==> flow/design.v <==
module ALU(
	input logic [1:0] i_ALU_Op,
	input logic [15:0] i_ALU_1,
	input logic [15:0] i_ALU_2,
	output logic [15:0] o_ALU_out,
	output o_N,
	output o_Z
);
	logic [15:0] ALU_out_temp;
	assign o_ALU_out = ALU_out_temp;
	assign o_N = o_ALU_out[15];
	assign o_Z = (o_ALU_out == 16'b0);
	always_comb begin
		case(i_ALU_Op)
			2'b00: ALU_out_temp = i_ALU_1 + i_ALU_2;
			2'b01: ALU_out_temp = i_ALU_1 - i_ALU_2;
			2'b10: ALU_out_temp = 2*i_ALU_2;
			2'b11: ALU_out_temp = i_ALU_1;
		endcase
	end
endmodule
module RF(
	input i_RF_write,
	input clk,
	input rst,
	input logic [2:0] i_reg_y,
	input logic [2:0] i_reg_x,
	input logic [2:0] i_reg_w,
	input logic [15:0] i_data_w,
	output logic [15:0] o_data_1,
	output logic [15:0] o_data_2
);
	logic [15:0] r0;
	logic [15:0] r1;
	logic [15:0] r2;
	logic [15:0] r3;
	logic [15:0] r4;
	logic [15:0] r5;
	logic [15:0] r6;
	logic [15:0] r7;
	logic [15:0] data_temp_1;
	logic [15:0] data_temp_2;
	assign o_data_1 = data_temp_1;
	assign o_data_2 = data_temp_2;
	always_comb begin
		case(i_reg_x)
			3'b000: data_temp_1 = r0;
			3'b001: data_temp_1 = r1;
			3'b010: data_temp_1 = r2;
			3'b011: data_temp_1 = r3;
			3'b100: data_temp_1 = r4;
			3'b101: data_temp_1 = r5;
			3'b110: data_temp_1 = r6;
			3'b111: data_temp_1 = r7;
		endcase
		case(i_reg_y)
			3'b000: data_temp_2 = r0;
			3'b001: data_temp_2 = r1;
			3'b010: data_temp_2 = r2;
			3'b011: data_temp_2 = r3;
			3'b100: data_temp_2 = r4;
			3'b101: data_temp_2 = r5;
			3'b110: data_temp_2 = r6;
			3'b111: data_temp_2 = r7;
		endcase
	end
	always_ff @(posedge clk or posedge rst) begin
		if(rst) begin
			r0 = 16'b0;
			r1 = 16'b0;
			r2 = 16'b0;
			r3 = 16'b0;
			r4 = 16'b0;
			r5 = 16'b0;
			r6 = 16'b0;
			r7 = 16'b0;
		end else begin 
			if(i_RF_write) begin
				case(i_reg_w)
					3'b000: r0 = i_data_w;
					3'b001: r1 = i_data_w;
					3'b010: r2 = i_data_w;
					3'b011: r3 = i_data_w;
					3'b100: r4 = i_data_w;
					3'b101: r5 = i_data_w;
					3'b110: r6 = i_data_w;
					3'b111: r7 = i_data_w;
				endcase
			end
		end
	end
endmodule
module datapath(
	input rst,
	input clk, 
	input logic [15:0] i_mem_rddata,
	input logic i_PC_write,
	input logic i_Addr_sel,
	input logic i_mem_wr,
	input logic i_MDR_load,
	input logic i_IR_load,
	input logic i_OpA_sel,
	input logic i_OpAB_load,
	input logic [1:0] i_ALU_1_sel,
	input logic [1:0] i_ALU_2_sel,
	input logic [1:0] i_ALUop_sel,
	input logic i_ALU_out,
	input logic i_RF_write,
	input logic i_Reg_in,
	input logic i_Flag_write,
	input logic i_RF_write_call,
	input logic i_mov_hi,
	output logic o_N,
	output logic o_Z,
	output logic [3:0] o_instr,
	output logic [15:0] o_mem_wrdata,
	output logic [15:0] o_mem_addr,
	output logic o_mem_rd,
	output logic o_mem_wr,
	output logic o_imm
);
	logic [15:0] ALU_in1;
	logic [15:0] ALU_in2;
	logic [15:0] ALU_out; 
	logic N_temp; 
	logic Z_temp;
	ALU ALU_inst(
		.i_ALU_Op(i_ALUop_sel),
		.i_ALU_1(ALU_in1),
		.i_ALU_2(ALU_in2),
		.o_ALU_out(ALU_out), 
		.o_Z(Z_temp),
		.o_N(N_temp)
	);
	always @ (posedge clk or posedge rst) begin 
		if (rst) begin 
			o_N <= 0;
			o_Z <= 0;
		end 
		else begin 
			if (i_Flag_write) begin 
				o_N <= N_temp; 
				o_Z <= Z_temp; 
			end 
		end 
	end 
	logic [2:0] reg_y;
	logic [2:0] reg_x; 
	logic [2:0] reg_w;
	logic [15:0] data_w; 
	logic [15:0] data_1;
	logic [15:0] data_2; 
	RF RF_inst (
		.i_RF_write(i_RF_write),
		.clk(clk),
		.rst(rst),
		.i_reg_y(reg_y),
		.i_reg_x(reg_x),
		.i_reg_w(reg_w),
		.i_data_w(data_w),
		.o_data_1(data_1),
		.o_data_2(data_2)
	); 
	logic [15:0] PC;
	logic [15:0] IR;
	logic [15:0] MDR; 
	logic [7:0] imm8; 
	logic [10:0] imm11; 
	logic [15:0] opA;
	logic [15:0] opB;
	logic [15:0] ALU_out_reg;
	logic [15:0] imm8_reg, imm11_reg; 
	assign imm8 = IR[15:8];
	assign imm11 = IR[15:5];
	assign imm8_reg = $signed(imm8);
	assign imm11_reg = {imm11[10], imm11[10], imm11[10], imm11[10], imm11, 1'b0};
	assign o_mem_addr = i_Addr_sel ? PC : opB;
	assign reg_x = i_OpA_sel ? 3'd1 : IR[7:5];
	assign reg_y = IR[10:8];
	assign reg_w = i_RF_write_call ? 3'b111 : reg_x;
	assign data_w = i_Reg_in ? MDR : ALU_out_reg;
	assign o_instr = IR[3:0];
	assign o_imm = IR[4]; 
	assign o_mem_wrdata = opA;
	always_comb begin
		case(i_ALU_1_sel) 
			2'b00: ALU_in1 = PC;
			2'b01: ALU_in1 = opA;
			2'b11: ALU_in1 = 16'b0;
			default: ALU_in1 = 1'b0;
		endcase
		case(i_ALU_2_sel)
			2'b00: ALU_in2 = opB;
			2'b01: ALU_in2 = 16'd2;
			2'b10: ALU_in2 = imm8_reg;
			2'b11: ALU_in2 = imm11_reg;
		endcase
	end
	always_ff @ (posedge clk) begin 
		if (rst) begin
			PC <= 16'b0; 
			IR <= 16'b0; 
			MDR <= 16'b0;
			opA <= 16'b0;
			opB <= 16'b0;
			ALU_out_reg <= 16'b0;
		end
		if(i_PC_write) PC <= ALU_out;
		if(i_IR_load) IR <= i_mem_rddata;
		if(i_OpAB_load) begin
			opA <= data_1;
			opB <= data_2;
		end
		if(i_MDR_load) MDR <= i_mem_rddata;
		if(i_ALU_out) begin
			if(i_mov_hi) ALU_out_reg <= {imm8,opA[7:0]};
			else ALU_out_reg <= ALU_out;
		end
	end 
endmodule
module control(
	input rst,
	input clk, 
	input i_N,
	input i_Z,
	input [3:0] i_instr,
	input i_imm,
	input i_mem_wait,  
	input i_mem_rddatavalid,  
	output logic o_PC_write,
	output logic o_Addr_sel,
	output logic o_mem_rd,
	output logic o_mem_wr,
	output logic o_MDR_load,
	output logic o_IR_load,
	output logic o_OpA_sel,
	output logic o_OpAB_load,
	output logic [1:0] o_ALU_1_sel,
	output logic [1:0] o_ALU_2_sel,
	output logic [1:0] o_ALUop_sel,
	output logic o_ALU_out,
	output logic o_RF_write,
	output logic o_RF_write_call,
	output logic o_Reg_in,
	output logic o_Flag_write,
	output logic o_mov_hi
);
	enum int unsigned 
	{ 
		S_RESET,
		S_FETCH,
		S_DECODE,
		S_ADD_ADDI,
		S_SAVE_MULTIPLY,
		S_LOAD_OPB,
		S_SAVE_PC,
		S_SAVE_REG,
		S_SUB_SUBI_CMP_CMPI,
		S_LD,
		S_LD_SAVE,
		S_LD_SAVE2,		
		S_ST,
		S_MV_MVI_MVHI,
		S_JR_JZ_JN,
		S_JR_JZ_JN_IMM,
		S_CALL,
		S_SAVE_REG_PC,
		S_FETCH_JMP_CALL,
		S_RX_TO_PC,
		S_DATA,
		S_SAVE_REG_PC_2,
		S_JUMP_TO_PC
	} state, nextstate;
	always_ff @ (posedge clk or posedge rst) begin
		if(rst) state <= S_RESET;
		else state <= nextstate;
	end 
	always_comb begin
		nextstate = state;
		o_PC_write = 1'b0;
		o_Addr_sel = 1'b0;
		o_mem_rd = 1'b0;
		o_mem_wr = 1'b0;
		o_MDR_load = 1'b0;
		o_IR_load = 1'b0;
		o_OpA_sel = 1'b0;
		o_OpAB_load = 1'b0;
		o_ALU_1_sel = 2'b0;
		o_ALU_2_sel = 2'b0;
		o_ALUop_sel= 2'b0;
		o_ALU_out = 1'b0;
		o_RF_write = 1'b0;
		o_Reg_in = 1'b0;
		o_Flag_write = 1'b0;
		o_RF_write_call = 1'b0;
		o_mov_hi = 1'b0;
		case(state)
			S_RESET: begin
				nextstate = S_FETCH;
			end
			S_FETCH: begin
				o_PC_write = ~i_mem_wait;  
				o_Addr_sel = 1'b1;
				o_mem_rd = 1'b1;    
				o_ALU_2_sel = 2'b01;
				nextstate = i_mem_wait ? state : S_DATA;
			end
			S_DATA: begin 
				o_IR_load = 1'b1;
				nextstate = i_mem_rddatavalid ? S_DECODE : state;
			end 
			S_DECODE: begin
				o_OpAB_load = 1'b1;
				if(i_instr == 4'b0001) 
					nextstate = S_ADD_ADDI;
				else if(i_instr == 4'b0010 | i_instr == 4'b0011)
					nextstate = S_SUB_SUBI_CMP_CMPI;
				else if(i_instr == 4'b0100)
					nextstate = S_LD;
				else if(i_instr == 4'b0101)
					nextstate = S_ST;
				else if(i_instr == 4'b0000 | i_instr == 4'b0110)
					nextstate = S_MV_MVI_MVHI;
				else if(i_instr == 4'b1000 | i_instr == 4'b1001 | i_instr == 4'b1010)
					nextstate = S_JR_JZ_JN;
				else if(i_instr == 4'b1100)
					nextstate = S_CALL;
			end
			S_ADD_ADDI: begin 
				if (i_imm) o_ALU_2_sel = 2'b10; 
				o_ALU_1_sel = 2'b01;
				o_ALU_out = 1'b1;
				o_Flag_write = 1'b1;
				nextstate = S_SAVE_REG;
			end 
			S_SAVE_REG: begin 
				o_RF_write = 1'b1;
				nextstate = S_FETCH;
			end 
			S_SAVE_MULTIPLY: begin 
				o_ALU_2_sel = 2'b11;
				o_ALU_out = 1'b1;
				o_ALUop_sel = 2'b10;
				nextstate = S_SAVE_REG_PC; 
			end 
			S_SAVE_REG_PC: begin
				o_RF_write = 1'b1;
				nextstate = S_LOAD_OPB;
			end
			S_LOAD_OPB: begin
				o_OpAB_load = 1'b1;
				nextstate = S_SAVE_PC;
			end
			S_SAVE_PC: begin
				o_PC_write = 1'b1;
				nextstate = S_FETCH;
			end
			S_SUB_SUBI_CMP_CMPI: begin 
				if (i_imm) begin 
					o_ALU_1_sel = 2'b01; 
					o_ALU_2_sel = 2'b10; 
					o_ALUop_sel = 2'b01; 
					o_ALU_out = 1'b1; 
					o_Flag_write = 1'b1; 
					if (i_instr == 4'b0010)
						nextstate = S_SAVE_REG; 
					else if (i_instr == 4'b0011)
						nextstate = S_FETCH; 
				end else begin 
					o_ALU_1_sel = 2'b01; 
					o_ALUop_sel = 2'b01; 
					o_ALU_out = 1'b1; 
					o_Flag_write = 1'b1; 
					if (i_instr == 4'b0010)
						nextstate = S_SAVE_REG; 
					else if (i_instr == 4'b0011)
						nextstate = S_FETCH; 
				end
			end 
			S_LD: begin 
				o_mem_rd = 1'b1;  
				nextstate = i_mem_wait ? state : S_LD_SAVE; 
			end
			S_LD_SAVE: begin
				o_MDR_load = 1'b1;
				nextstate = i_mem_rddatavalid ? S_LD_SAVE2 : state;
			end
			S_LD_SAVE2: begin 
				o_ALU_out = 1'b1;
				o_RF_write = 1'b1;
				o_Reg_in = 1'b1;
				nextstate = S_FETCH; 
			end 
			S_ST: begin
				o_mem_wr = 1'b1;  
				nextstate = i_mem_wait ? state : S_FETCH; 
			end
			S_MV_MVI_MVHI: begin
				if(i_instr == 4'b0000) begin
					if(i_imm) o_ALU_2_sel = 2'b10;
					else o_ALU_2_sel = 2'b00;
					o_ALU_1_sel = 2'b11;  
					o_ALUop_sel = 2'b00;
					o_ALU_out = 1'b1;
					nextstate = S_SAVE_REG;
				end 
				else if(i_instr == 4'b0110 && i_imm) begin
					o_mov_hi = 1'b1;
					o_ALUop_sel = 2'b00;
					o_ALU_out = 1'b1;
					nextstate = S_SAVE_REG;	
				end 
			end
			S_FETCH_JMP_CALL: begin
				o_PC_write = 1'b1;
				o_ALU_1_sel = 2'b00;
				o_ALU_2_sel = 2'b11;
				o_ALU_out = 1'b1;
				nextstate = S_FETCH; 
			end
			S_JR_JZ_JN: begin
				if(i_instr == 4'b1000) begin
					if(i_imm) nextstate = S_FETCH_JMP_CALL;
					else begin
						o_PC_write = 1'b1;
						o_ALU_1_sel = 2'b01;
						o_ALUop_sel = 2'b11;
						nextstate = S_FETCH;
					end
				end
				if(i_instr == 4'b1001) begin
					if(i_Z) begin
						if(i_imm) nextstate = S_FETCH_JMP_CALL;
						else begin
							o_PC_write = 1'b1;
							o_ALU_1_sel = 2'b01;
							o_ALUop_sel = 2'b11;
							nextstate =  S_FETCH;
						end
					end
					else nextstate = S_FETCH;
				end
				if(i_instr == 4'b1010) begin
					if(i_N) begin
						if(i_imm) nextstate = S_FETCH_JMP_CALL;
						else begin
							o_PC_write = 1'b1;
							o_ALU_1_sel = 2'b01;
							o_ALUop_sel = 2'b11;
							nextstate =  S_FETCH;
						end
					end
					else nextstate = S_FETCH;
				end
			end
			S_CALL: begin
				o_ALU_1_sel = 1'b0;
				o_ALUop_sel = 2'b11;
				o_ALU_out = 1'b1;
				nextstate = S_SAVE_REG_PC_2;
			end
			S_SAVE_REG_PC_2: begin
				o_RF_write = 1'b1;
				o_RF_write_call = 1'b1;
				if(i_imm) nextstate = S_FETCH_JMP_CALL;
				else nextstate = S_RX_TO_PC;
			end
			S_RX_TO_PC: begin
				o_PC_write = 1'b1;
				o_ALU_1_sel = 2'b01;
				nextstate = S_FETCH;
			end
		endcase
	end
endmodule
module cpu(
	input clk,
	input reset,
	input logic [15:0] i_mem_rddata,
	input logic i_mem_wait,  
	input logic i_mem_rddatavalid,  
	output logic [15:0] o_mem_wrdata,
	output logic [15:0] o_mem_addr,
	output logic o_mem_rd,
	output logic o_mem_wr
);
	logic PC_write;
	logic Addr_sel;
	logic mem_rd;
	logic mem_wr;
	logic MDR_load;
	logic IR_load;
	logic OpA_sel;
	logic OpAB_load;
	logic [1:0] ALU_1_sel;
	logic [1:0] ALU_2_sel;
	logic [1:0] ALUop_sel;
	logic ALU_out;
	logic RF_write;
	logic Reg_in;
	logic Flag_write;
	logic RF_write_call;
	logic mov_hi;
	logic N, Z, imm;
	logic [3:0] instr;
	datapath data(
		.rst(reset),
		.clk(clk), 
		.i_mem_rddata(i_mem_rddata),
		.i_PC_write(PC_write),
		.i_Addr_sel(Addr_sel),
		.i_mem_wr(mem_wr),
		.i_MDR_load(MDR_load),
		.i_IR_load(IR_load),
		.i_OpA_sel(OpA_sel),
		.i_OpAB_load(OpAB_load),
		.i_ALU_1_sel(ALU_1_sel),
		.i_ALU_2_sel(ALU_2_sel),
		.i_ALUop_sel(ALUop_sel),
		.i_ALU_out(ALU_out),
		.i_RF_write(RF_write),
		.i_Reg_in(Reg_in),
		.i_Flag_write(Flag_write),
		.i_RF_write_call(RF_write_call),
		.i_mov_hi(mov_hi),
		.o_N(N),
		.o_Z(Z),
		.o_instr(instr),
		.o_mem_wrdata(o_mem_wrdata),
		.o_mem_addr(o_mem_addr),
		.o_mem_rd(mem_rd),
		.o_mem_wr(mem_wr),
		.o_imm(imm)
	);
	control control(
		.rst(reset),
		.clk(clk),
		.i_N(N),
		.i_Z(Z),
		.i_instr(instr),
		.i_imm(imm),
		.i_mem_wait(i_mem_wait),
		.i_mem_rddatavalid(i_mem_rddatavalid),  
		.o_PC_write(PC_write),
		.o_Addr_sel(Addr_sel),
		.o_mem_rd(o_mem_rd),
		.o_mem_wr(o_mem_wr),
		.o_MDR_load(MDR_load),
		.o_IR_load(IR_load),
		.o_OpA_sel(OpA_sel),
		.o_OpAB_load(OpAB_load),
		.o_ALU_1_sel(ALU_1_sel),
		.o_ALU_2_sel(ALU_2_sel),
		.o_ALUop_sel(ALUop_sel),
		.o_ALU_out(ALU_out),
		.o_RF_write(RF_write),
		.o_Reg_in(Reg_in),
		.o_Flag_write(Flag_write),
		.o_RF_write_call(RF_write_call),
		.o_mov_hi(mov_hi)
	);
endmodule
# Step by step through the tools: cpu
# Each step is given for the RTL above and for the edited RTL.
# Lines under "orig" count in the file above, lines under "edited" in the edited file.
# "diff" is "edited" less "orig", of the values as shown; "rel_change_pct" is that difference over "orig", in percent.
# A cell with - has no value.
dict set report setup {
  design {cpu}
  clk_port {clk}
  library {sky130hd}
  pvt_corner {tt_025C_1v80}
}

# Edit of the RTL
# The edit as a unified diff against the file above.
# The edit is scripted: it alters the design's behaviour and was not made to optimise anything.
# begin of diff
@@ -32,5 +32,5 @@
 );
 	logic [15:0] r0;
-	logic [15:0] r1;
+	logic [7:0] r1;
 	logic [15:0] r2;
 	logic [15:0] r3;
# end of diff

# Word level
# Yosys after proc, flatten, opt, wreduce and memory -nomap, before mapping. Memory bits, and registers merged into a memory's read port (data or address), are not among the register bits. Print and check cells are not counted.
# element orig edited diff rel_change_pct
set op_classes {}
lappend op_classes {n_addsub 2 2 0 0.00}
lappend op_classes {n_eq 67 67 0 0.00}
lappend op_classes {muxes 94 94 0 0.00}
lappend op_classes {bitwise 13 13 0 0.00}
lappend op_classes {reduce_and_logical 42 42 0 0.00}
# operator orig edited diff rel_change_pct
set op_table {}
lappend op_table {{2-to-1 mux 16 bit} 18 17 -1 -5.56}
lappend op_table {{2-to-1 mux 8 bit} 0 1 1 -}
lappend op_table {{2-to-1 mux 1 bit} 24 24 0 0.00}
lappend op_table {{2-to-1 mux 32 bit} 20 20 0 0.00}
lappend op_table {{2-to-1 mux 2 bit} 18 18 0 0.00}
lappend op_table {{equality test 3 bit with constant B} 12 12 0 0.00}
lappend op_table {{inverter 1 bit} 9 9 0 0.00}
lappend op_table {{AND reduction 2 bit} 8 8 0 0.00}
lappend op_table {{OR reduction 7 bit} 8 8 0 0.00}
lappend op_table {{equality test 32 x 4 -> 1 bit with constant B} 7 7 0 0.00}
lappend op_table {{equality test 3 x 2 -> 1 bit with constant B} 6 6 0 0.00}
lappend op_table {{equality test 32 x 5 -> 1 bit with constant B} 6 6 0 0.00}
lappend op_table {{inequality test 2 bit with constant B} 5 5 0 0.00}
lappend op_table {{nonzero test 2 bit} 5 5 0 0.00}
lappend op_table {{equality test 2 bit with constant B} 4 4 0 0.00}
lappend op_table {{equality test 32 x 3 -> 1 bit with constant B} 4 4 0 0.00}
lappend op_table {{equality test 4 bit with constant B} 4 4 0 0.00}
lappend op_table {{bitwise OR 1 bit} 4 4 0 0.00}
lappend op_table {{OR reduction 2 bit} 4 4 0 0.00}
lappend op_table {{equality test 2 x 1 -> 1 bit with constant B} 3 3 0 0.00}
lappend op_table {{equality test 3 x 1 -> 1 bit with constant B} 3 3 0 0.00}
lappend op_table {{equality test 4 x 3 -> 1 bit with constant B} 3 3 0 0.00}
lappend op_table {{logical NOT 2 bit} 3 3 0 0.00}
lappend op_table {{logical NOT 3 bit} 3 3 0 0.00}
lappend op_table {{equality test 32 x 2 -> 1 bit with constant B} 2 2 0 0.00}
lappend op_table {{equality test 4 x 2 -> 1 bit with constant B} 2 2 0 0.00}
lappend op_table {{2-to-1 mux 5 bit} 2 2 0 0.00}
lappend op_table {{inequality test 3 x 1 -> 1 bit with constant B} 2 2 0 0.00}
# Not every row of either side is listed.
# element orig edited diff rel_change_pct
set word_totals {}
lappend word_totals {ff_bits 258 250 -8 -3.10}
lappend word_totals {inputBits 20 20 0 0.00}
lappend word_totals {output_inout_bits 34 34 0 0.00}
lappend word_totals {word_cells 235 235 0 0.00}

# Depth
# Yosys ltp: most cells in a row. Word level: on the elaborated netlist, between registers, memories and ports. Mapped: between sequential cells and ports; inverters and the memories' decode and read muxes count.
# element orig edited diff rel_change_pct
set logic_depth {}
lappend logic_depth {ltp_word 15 15 0 0.00}
lappend logic_depth {abc_area 0 0 - -}
lappend logic_depth {ltp_mapped 22 21 -1 -4.55}
lappend logic_depth {ltp_nobuf 20 19 -1 -5.00}

# Synthesis result
# Source: synth_stat.txt of the flow (Yosys; design flattened, memories mapped). It holds for the ABC_AREA given above (unset counts as 0); a run with the other value may have another netlist.
# element orig edited diff rel_change_pct
set synth_totals {}
lappend synth_totals {cells 1398 1360 -38 -2.72}
lappend synth_totals {yosys_area_um2 13244.0 12916.1 -327.9 -2.48}
lappend synth_totals {sequential_area_um2 6562.5 6362.4 -200.1 -3.05}
lappend synth_totals {ff_cells 243 235 -8 -3.29}
lappend synth_totals {n_buf 92 85 -7 -7.61}
# cell orig edited diff rel_change_pct
set types {}
lappend types {sky130_fd_sc_hd__a21oi_1 152 138 -14 -9.21}
lappend types {sky130_fd_sc_hd__o21ai_0 119 131 12 10.08}
lappend types {sky130_fd_sc_hd__nand3_1 31 19 -12 -38.71}
lappend types {sky130_fd_sc_hd__clkbuf_1 76 66 -10 -13.16}
lappend types {sky130_fd_sc_hd__o22ai_1 24 14 -10 -41.67}
lappend types {sky130_fd_sc_hd__nor2_1 195 186 -9 -4.62}
lappend types {sky130_fd_sc_hd__a221oi_1 26 17 -9 -34.62}
lappend types {sky130_fd_sc_hd__dfrtp_1 146 138 -8 -5.48}
lappend types {sky130_fd_sc_hd__nand2_1 150 156 6 4.00}
lappend types {sky130_fd_sc_hd__mux2i_1 49 43 -6 -12.24}
lappend types {sky130_fd_sc_hd__inv_1 31 25 -6 -19.35}
lappend types {sky130_fd_sc_hd__a22o_1 7 13 6 85.71}
lappend types {sky130_fd_sc_hd__a22oi_1 2 8 6 300.00}
lappend types {sky130_fd_sc_hd__a211oi_1 20 25 5 25.00}
lappend types {sky130_fd_sc_hd__a21boi_0 6 1 -5 -83.33}
lappend types {sky130_fd_sc_hd__o221a_2 6 1 -5 -83.33}
lappend types {sky130_fd_sc_hd__a31oi_1 3 8 5 166.67}
lappend types {sky130_fd_sc_hd__or2_2 9 5 -4 -44.44}
# Not every row of either side is listed.
# The figures by module come from a second, unflattened synthesis with its own total; it is not the netlist above.
# element orig edited diff rel_change_pct
set unflattened {}
lappend unflattened {cells_unflattened 1259 1269 10 0.79}
lappend unflattened {area_unflattened_um2 14382.5 13995.9 -386.6 -2.69}
# Rows give one instance, submodules left out.
# module instances n_cells mod_area_um2 seq_area_um2
set by_module_orig {}
lappend by_module_orig {RF 1 603 7135.6 3203.1}
lappend by_module_orig {datapath 1 356 4853.4 2932.8}
lappend by_module_orig {ALU 1 207 1493.9 0.0}
lappend by_module_orig {control 1 93 899.6 426.7}
lappend by_module_orig {cpu 1 0 0.0 0.0}
# module instances n_cells mod_area_um2 seq_area_um2
set by_module_edited {}
lappend by_module_edited {RF 1 613 6749.0 3002.9}
lappend by_module_edited {datapath 1 356 4853.4 2932.8}
lappend by_module_edited {ALU 1 207 1493.9 0.0}
lappend by_module_edited {control 1 93 899.6 426.7}
lappend by_module_edited {cpu 1 0 0.0 0.0}

# Timing after synthesis
# Source: OpenSTA report_checks on the synthesized netlist (no wires, ideal clock, input and output delay 20% of the period each), path of least setup slack; recovery checks are left aside. Register names are those of the netlist, which keeps one name where synthesis merged equal registers.
# element orig edited diff rel_change_pct
set synth_timing {}
lappend synth_timing {path_type {input to register} {input to register} - -}
lappend synth_timing {start {input reset} {input reset} - -}
lappend synth_timing {end {register data.ALU_out_reg[0]} {register data.ALU_out_reg[0]} - -}
lappend synth_timing {period_ns 4.8 4.8 0.0 0.00}
lappend synth_timing {in_delay_ns 0.960 0.960 0.000 0.00}
lappend synth_timing {setup_time_ns 0.633 0.618 -0.015 -}
lappend synth_timing {t_first_pin_ns 0.960 0.960 0.000 0.00}
lappend synth_timing {arrival_ns 5.427 5.207 -0.220 -4.05}
lappend synth_timing {required_time_ns 4.167 4.182 0.015 0.36}
lappend synth_timing {slack_ns -1.260 -1.025 0.235 -}
lappend synth_timing {path_delay_ns 5.100 4.865 -0.235 -4.61}
lappend synth_timing {path_stages 2 2 0 0.00}
lappend synth_timing {path_buffers 0 0 0 -}
lappend synth_timing {period_less_setup_slack_ns 6.06 5.825 -0.235 -3.88}
# "path_delay_ns" is the arrival time less input delay plus setup time.
# "path_stages" counts driving pins, that of a launching flip-flop among them; a cell with two outputs on the path counts twice.
# "period_less_setup_slack_ns" = period - worst setup slack (recovery checks aside). The figure is calculated, with input and output delays left at 20% of the set period.
# The rows between start and end are the longest chain of elaborated cells between them; the timing report does not say that the signal goes this way. Where chains are equally long, one stands for them.
# Each line given opens the expression or statement behind the cell; cells for indexed reads and writes are added by Yosys, which also makes memories of some case tables.
# At most two assigning lines are given for a register; there are more.
# orig: The path ends at the enable pin of a flip-flop; only ways to that pin are counted.
dict set report synth_via_orig {
  path_cell_list {sky130_fd_sc_hd__inv_1 sky130_fd_sc_hd__nand2_1}
  elab_chain_len 1
  cone_cells 1
  lines_between 0
  classes_between {reduce/logical: 1}
}
# element line
set synth_rtl_orig {}
lappend synth_rtl_orig {{start, declared} 478} ;# input reset,
lappend synth_rtl_orig {{nonzero test 2 bit} -}
lappend synth_rtl_orig {{end, assigned} 216} ;# if(i_mov_hi) ALU_out_reg <= {imm8,opA[7:0]};
lappend synth_rtl_orig {{end, assigned} 217} ;# else ALU_out_reg <= ALU_out;
lappend synth_rtl_orig {{end, declared} 171} ;# logic [15:0] ALU_out_reg;
# edited: The path ends at the enable pin of a flip-flop; only ways to that pin are counted.
dict set report synth_via_edited {
  path_cell_list {sky130_fd_sc_hd__inv_1 sky130_fd_sc_hd__nand2_1}
  elab_chain_len 1
  cone_cells 1
  lines_between 0
  classes_between {reduce/logical: 1}
}
# element line
set synth_rtl_edited {}
lappend synth_rtl_edited {{start, declared} 478} ;# input reset,
lappend synth_rtl_edited {{nonzero test 2 bit} -}
lappend synth_rtl_edited {{end, assigned} 216} ;# if(i_mov_hi) ALU_out_reg <= {imm8,opA[7:0]};
lappend synth_rtl_edited {{end, assigned} 217} ;# else ALU_out_reg <= ALU_out;
lappend synth_rtl_edited {{end, declared} 171} ;# logic [15:0] ALU_out_reg;

# Timing after layout
# Path of least setup slack in the final report of the runs of pair A (OpenROAD, finished layout, wires in). Where an end is a register, its clock arrival counts in the times.
# element orig edited diff rel_change_pct
set layout_timing {}
lappend layout_timing {path_type {register to register} {register to register} - -}
lappend layout_timing {start {register data.IR[1]} {register data.IR[1]} - -}
lappend layout_timing {end {register data.ALU_out_reg[15]} {register data.ALU_out_reg[15]} - -}
lappend layout_timing {period_ns 4.73 4.73 0.00 0.00}
lappend layout_timing {setup_time_ns 0.28 0.17 -0.11 -}
lappend layout_timing {t_first_pin_ns 0.53 0.54 0.01 1.89}
lappend layout_timing {arrival_ns 4.83 4.91 0.08 1.66}
lappend layout_timing {required_time_ns 4.99 5.10 0.11 2.20}
lappend layout_timing {slack_ns 0.16 0.19 0.03 -}
lappend layout_timing {path_stages 20 19 -1 -5.00}
lappend layout_timing {path_buffers 0 1 1 -}
# The rows between start and end are the longest chain of elaborated cells between them; the timing report does not say that the signal goes this way. Where chains are equally long, one stands for them.
# At most two assigning lines are given for a register; there are more.
# orig: The path ends at the data pin of a flip-flop with enable; ways to the enable are not counted.
dict set report layout_via_orig {
  path_cell_list {sky130_fd_sc_hd__edfxtp_1 sky130_fd_sc_hd__or3b_4 sky130_fd_sc_hd__o21a_4 sky130_fd_sc_hd__a32oi_2 sky130_fd_sc_hd__nand2_2 sky130_fd_sc_hd__nor4_4 sky130_fd_sc_hd__nand3_2 sky130_fd_sc_hd__o21ai_2 sky130_fd_sc_hd__xor2_1 sky130_fd_sc_hd__ha_1 sky130_fd_sc_hd__a21o_1 sky130_fd_sc_hd__a21oi_2 sky130_fd_sc_hd__o22ai_1 sky130_fd_sc_hd__nor2_1 sky130_fd_sc_hd__a21oi_1 sky130_fd_sc_hd__a31o_2 sky130_fd_sc_hd__or2_2 sky130_fd_sc_hd__mux2i_2 sky130_fd_sc_hd__xnor2_2 sky130_fd_sc_hd__a211oi_1}
  elab_chain_len 15
  cone_cells 47
  classes_between {add/sub: 2; eq/ne: 11; mux: 29; reduce/logical: 5}
}
# element line
set layout_rtl_orig {}
lappend layout_rtl_orig {{start, declared} 165} ;# logic [15:0] IR;
lappend layout_rtl_orig {{start, assigned} 202} ;# IR <= 16'b0;
lappend layout_rtl_orig {{start, assigned} 209} ;# if(i_IR_load) IR <= i_mem_rddata;
lappend layout_rtl_orig {{equality test 4 bit} 422} ;# if(i_instr == 4'b1000) begin
lappend layout_rtl_orig {{2-to-1 mux 2 bit} 422}
lappend layout_rtl_orig {{2-to-1 mux 2 bit} 433} ;# if(i_imm) nextstate = S_FETCH_JMP_CALL;
lappend layout_rtl_orig {{2-to-1 mux 2 bit} 432} ;# if(i_Z) begin
lappend layout_rtl_orig {{2-to-1 mux 2 bit} 431} ;# if(i_instr == 4'b1001) begin
lappend layout_rtl_orig {{2-to-1 mux 2 bit} 445} ;# if(i_imm) nextstate = S_FETCH_JMP_CALL;
lappend layout_rtl_orig {{2-to-1 mux 2 bit} 444} ;# if(i_N) begin
lappend layout_rtl_orig {{2-to-1 mux 2 bit} 443} ;# if(i_instr == 4'b1010) begin
lappend layout_rtl_orig {{parallel mux 2 bit (select 3 bit)} 297} ;# case(state)
lappend layout_rtl_orig {{equality test 2 x 1 -> 1 bit} 186} ;# case(i_ALU_1_sel)
lappend layout_rtl_orig {{parallel mux 16 bit (select 2 bit)} 186}
lappend layout_rtl_orig {{subtractor 16 bit} 16} ;# 2'b01: ALU_out_temp = i_ALU_1 - i_ALU_2;
lappend layout_rtl_orig {{parallel mux 16 bit (select 4 bit)} 14} ;# case(i_ALU_Op)
lappend layout_rtl_orig {{2-to-1 mux 16 bit} 216} ;# if(i_mov_hi) ALU_out_reg <= {imm8,opA[7:0]};
lappend layout_rtl_orig {{2-to-1 mux 16 bit} 215} ;# if(i_ALU_out) begin
lappend layout_rtl_orig {{end, assigned} 216}
lappend layout_rtl_orig {{end, assigned} 217} ;# else ALU_out_reg <= ALU_out;
lappend layout_rtl_orig {{end, declared} 171} ;# logic [15:0] ALU_out_reg;
# edited: The path ends at the data pin of a flip-flop with enable; ways to the enable are not counted.
dict set report layout_via_edited {
  path_cell_list {sky130_fd_sc_hd__edfxtp_1 sky130_fd_sc_hd__or3b_4 sky130_fd_sc_hd__o311ai_4 sky130_fd_sc_hd__a221o_1 sky130_fd_sc_hd__and3_4 sky130_fd_sc_hd__and3_4 sky130_fd_sc_hd__inv_2 sky130_fd_sc_hd__o31ai_4 sky130_fd_sc_hd__xor2_1 sky130_fd_sc_hd__ha_1 sky130_fd_sc_hd__buf_4 sky130_fd_sc_hd__a221o_1 sky130_fd_sc_hd__a21oi_1 sky130_fd_sc_hd__o21ai_1 sky130_fd_sc_hd__a21o_1 sky130_fd_sc_hd__a21oi_2 sky130_fd_sc_hd__xor2_1 sky130_fd_sc_hd__or3_4 sky130_fd_sc_hd__a311oi_2}
  elab_chain_len 15
  cone_cells 47
  classes_between {add/sub: 2; eq/ne: 11; mux: 29; reduce/logical: 5}
}
# element line
set layout_rtl_edited {}
lappend layout_rtl_edited {{start, declared} 165} ;# logic [15:0] IR;
lappend layout_rtl_edited {{start, assigned} 202} ;# IR <= 16'b0;
lappend layout_rtl_edited {{start, assigned} 209} ;# if(i_IR_load) IR <= i_mem_rddata;
lappend layout_rtl_edited {{equality test 4 bit} 422} ;# if(i_instr == 4'b1000) begin
lappend layout_rtl_edited {{2-to-1 mux 2 bit} 422}
lappend layout_rtl_edited {{2-to-1 mux 2 bit} 433} ;# if(i_imm) nextstate = S_FETCH_JMP_CALL;
lappend layout_rtl_edited {{2-to-1 mux 2 bit} 432} ;# if(i_Z) begin
lappend layout_rtl_edited {{2-to-1 mux 2 bit} 431} ;# if(i_instr == 4'b1001) begin
lappend layout_rtl_edited {{2-to-1 mux 2 bit} 445} ;# if(i_imm) nextstate = S_FETCH_JMP_CALL;
lappend layout_rtl_edited {{2-to-1 mux 2 bit} 444} ;# if(i_N) begin
lappend layout_rtl_edited {{2-to-1 mux 2 bit} 443} ;# if(i_instr == 4'b1010) begin
lappend layout_rtl_edited {{parallel mux 2 bit (select 3 bit)} 297} ;# case(state)
lappend layout_rtl_edited {{equality test 2 x 1 -> 1 bit} 186} ;# case(i_ALU_1_sel)
lappend layout_rtl_edited {{parallel mux 16 bit (select 2 bit)} 186}
lappend layout_rtl_edited {{subtractor 16 bit} 16} ;# 2'b01: ALU_out_temp = i_ALU_1 - i_ALU_2;
lappend layout_rtl_edited {{parallel mux 16 bit (select 4 bit)} 14} ;# case(i_ALU_Op)
lappend layout_rtl_edited {{2-to-1 mux 16 bit} 216} ;# if(i_mov_hi) ALU_out_reg <= {imm8,opA[7:0]};
lappend layout_rtl_edited {{2-to-1 mux 16 bit} 215} ;# if(i_ALU_out) begin
lappend layout_rtl_edited {{end, assigned} 216}
lappend layout_rtl_edited {{end, assigned} 217} ;# else ALU_out_reg <= ALU_out;
lappend layout_rtl_edited {{end, declared} 171} ;# logic [15:0] ALU_out_reg;

# Layout results
# Both versions went through the flow (Yosys, OpenROAD) with the same settings in each pair. Constraints: input delay and output delay 20% of the set period each, output load 0.01 pF.
dict set report settings_pair_A {
  period_ns 4.73
  CAP_MARGIN 20
  CORE_MARGIN 2
  CORE_UTILIZATION 40
  SLEW_MARGIN 20
}
# element orig edited diff rel_change_pct
set results_pair_A {}
lappend results_pair_A {yosys.chip_area_um2 13244.0 12916.1 -327.9 -2.48}
lappend results_pair_A {final_die_area_um2 34581.1 33743.9 -837.2 -2.42}
lappend results_pair_A {finish.stdcell_area_um2 15751.4 15364.7 -386.7 -2.46}
lappend results_pair_A {util_pct 48.4 48.6 0.2 -}
lappend results_pair_A {timing.setup.ws_ns 0.156 0.190 0.034 -}
lappend results_pair_A {tns_ns 0.000 0.000 0.000 -}
lappend results_pair_A {holdWs_ns 0.482 0.491 0.009 -}
lappend results_pair_A {total_power_mw 11.762 12.051 0.289 2.46}
lappend results_pair_A {timing.achieved_period_ns 4.574 4.540 -0.034 -0.74}
dict set report settings_pair_B {
  CAP_MARGIN 20
  CORE_UTILIZATION 19
  CTS_CLUSTER_SIZE 12
  PLACE_DENSITY_LB_ADDON 0.12
  period_ns 7.92
  CORE_MARGIN 2
  SLEW_MARGIN 20
}
# element orig edited diff rel_change_pct
set results_pair_B {}
lappend results_pair_B {yosys.chip_area_um2 13244.0 12916.1 -327.9 -2.48}
lappend results_pair_B {final_die_area_um2 71832.0 70082.0 -1750.0 -2.44}
lappend results_pair_B {finish.stdcell_area_um2 15802.7 15433.6 -369.1 -2.34}
lappend results_pair_B {util_pct 23.0 22.9 -0.1 -}
lappend results_pair_B {timing.setup.ws_ns 2.183 2.379 0.196 -}
lappend results_pair_B {tns_ns 0.000 0.000 0.000 -}
lappend results_pair_B {holdWs_ns 0.479 0.496 0.017 -}
lappend results_pair_B {total_power_mw 6.685 6.898 0.213 3.19}
lappend results_pair_B {timing.achieved_period_ns 5.737 5.541 -0.196 -3.42}
# "timing.achieved_period_ns" means the clock period less the worst setup slack. The figure is calculated, with input and output delays left at 20% of the set period.
# "total_power_mw" rests on the timing tool's default activity at the inputs, not on a simulated workload.
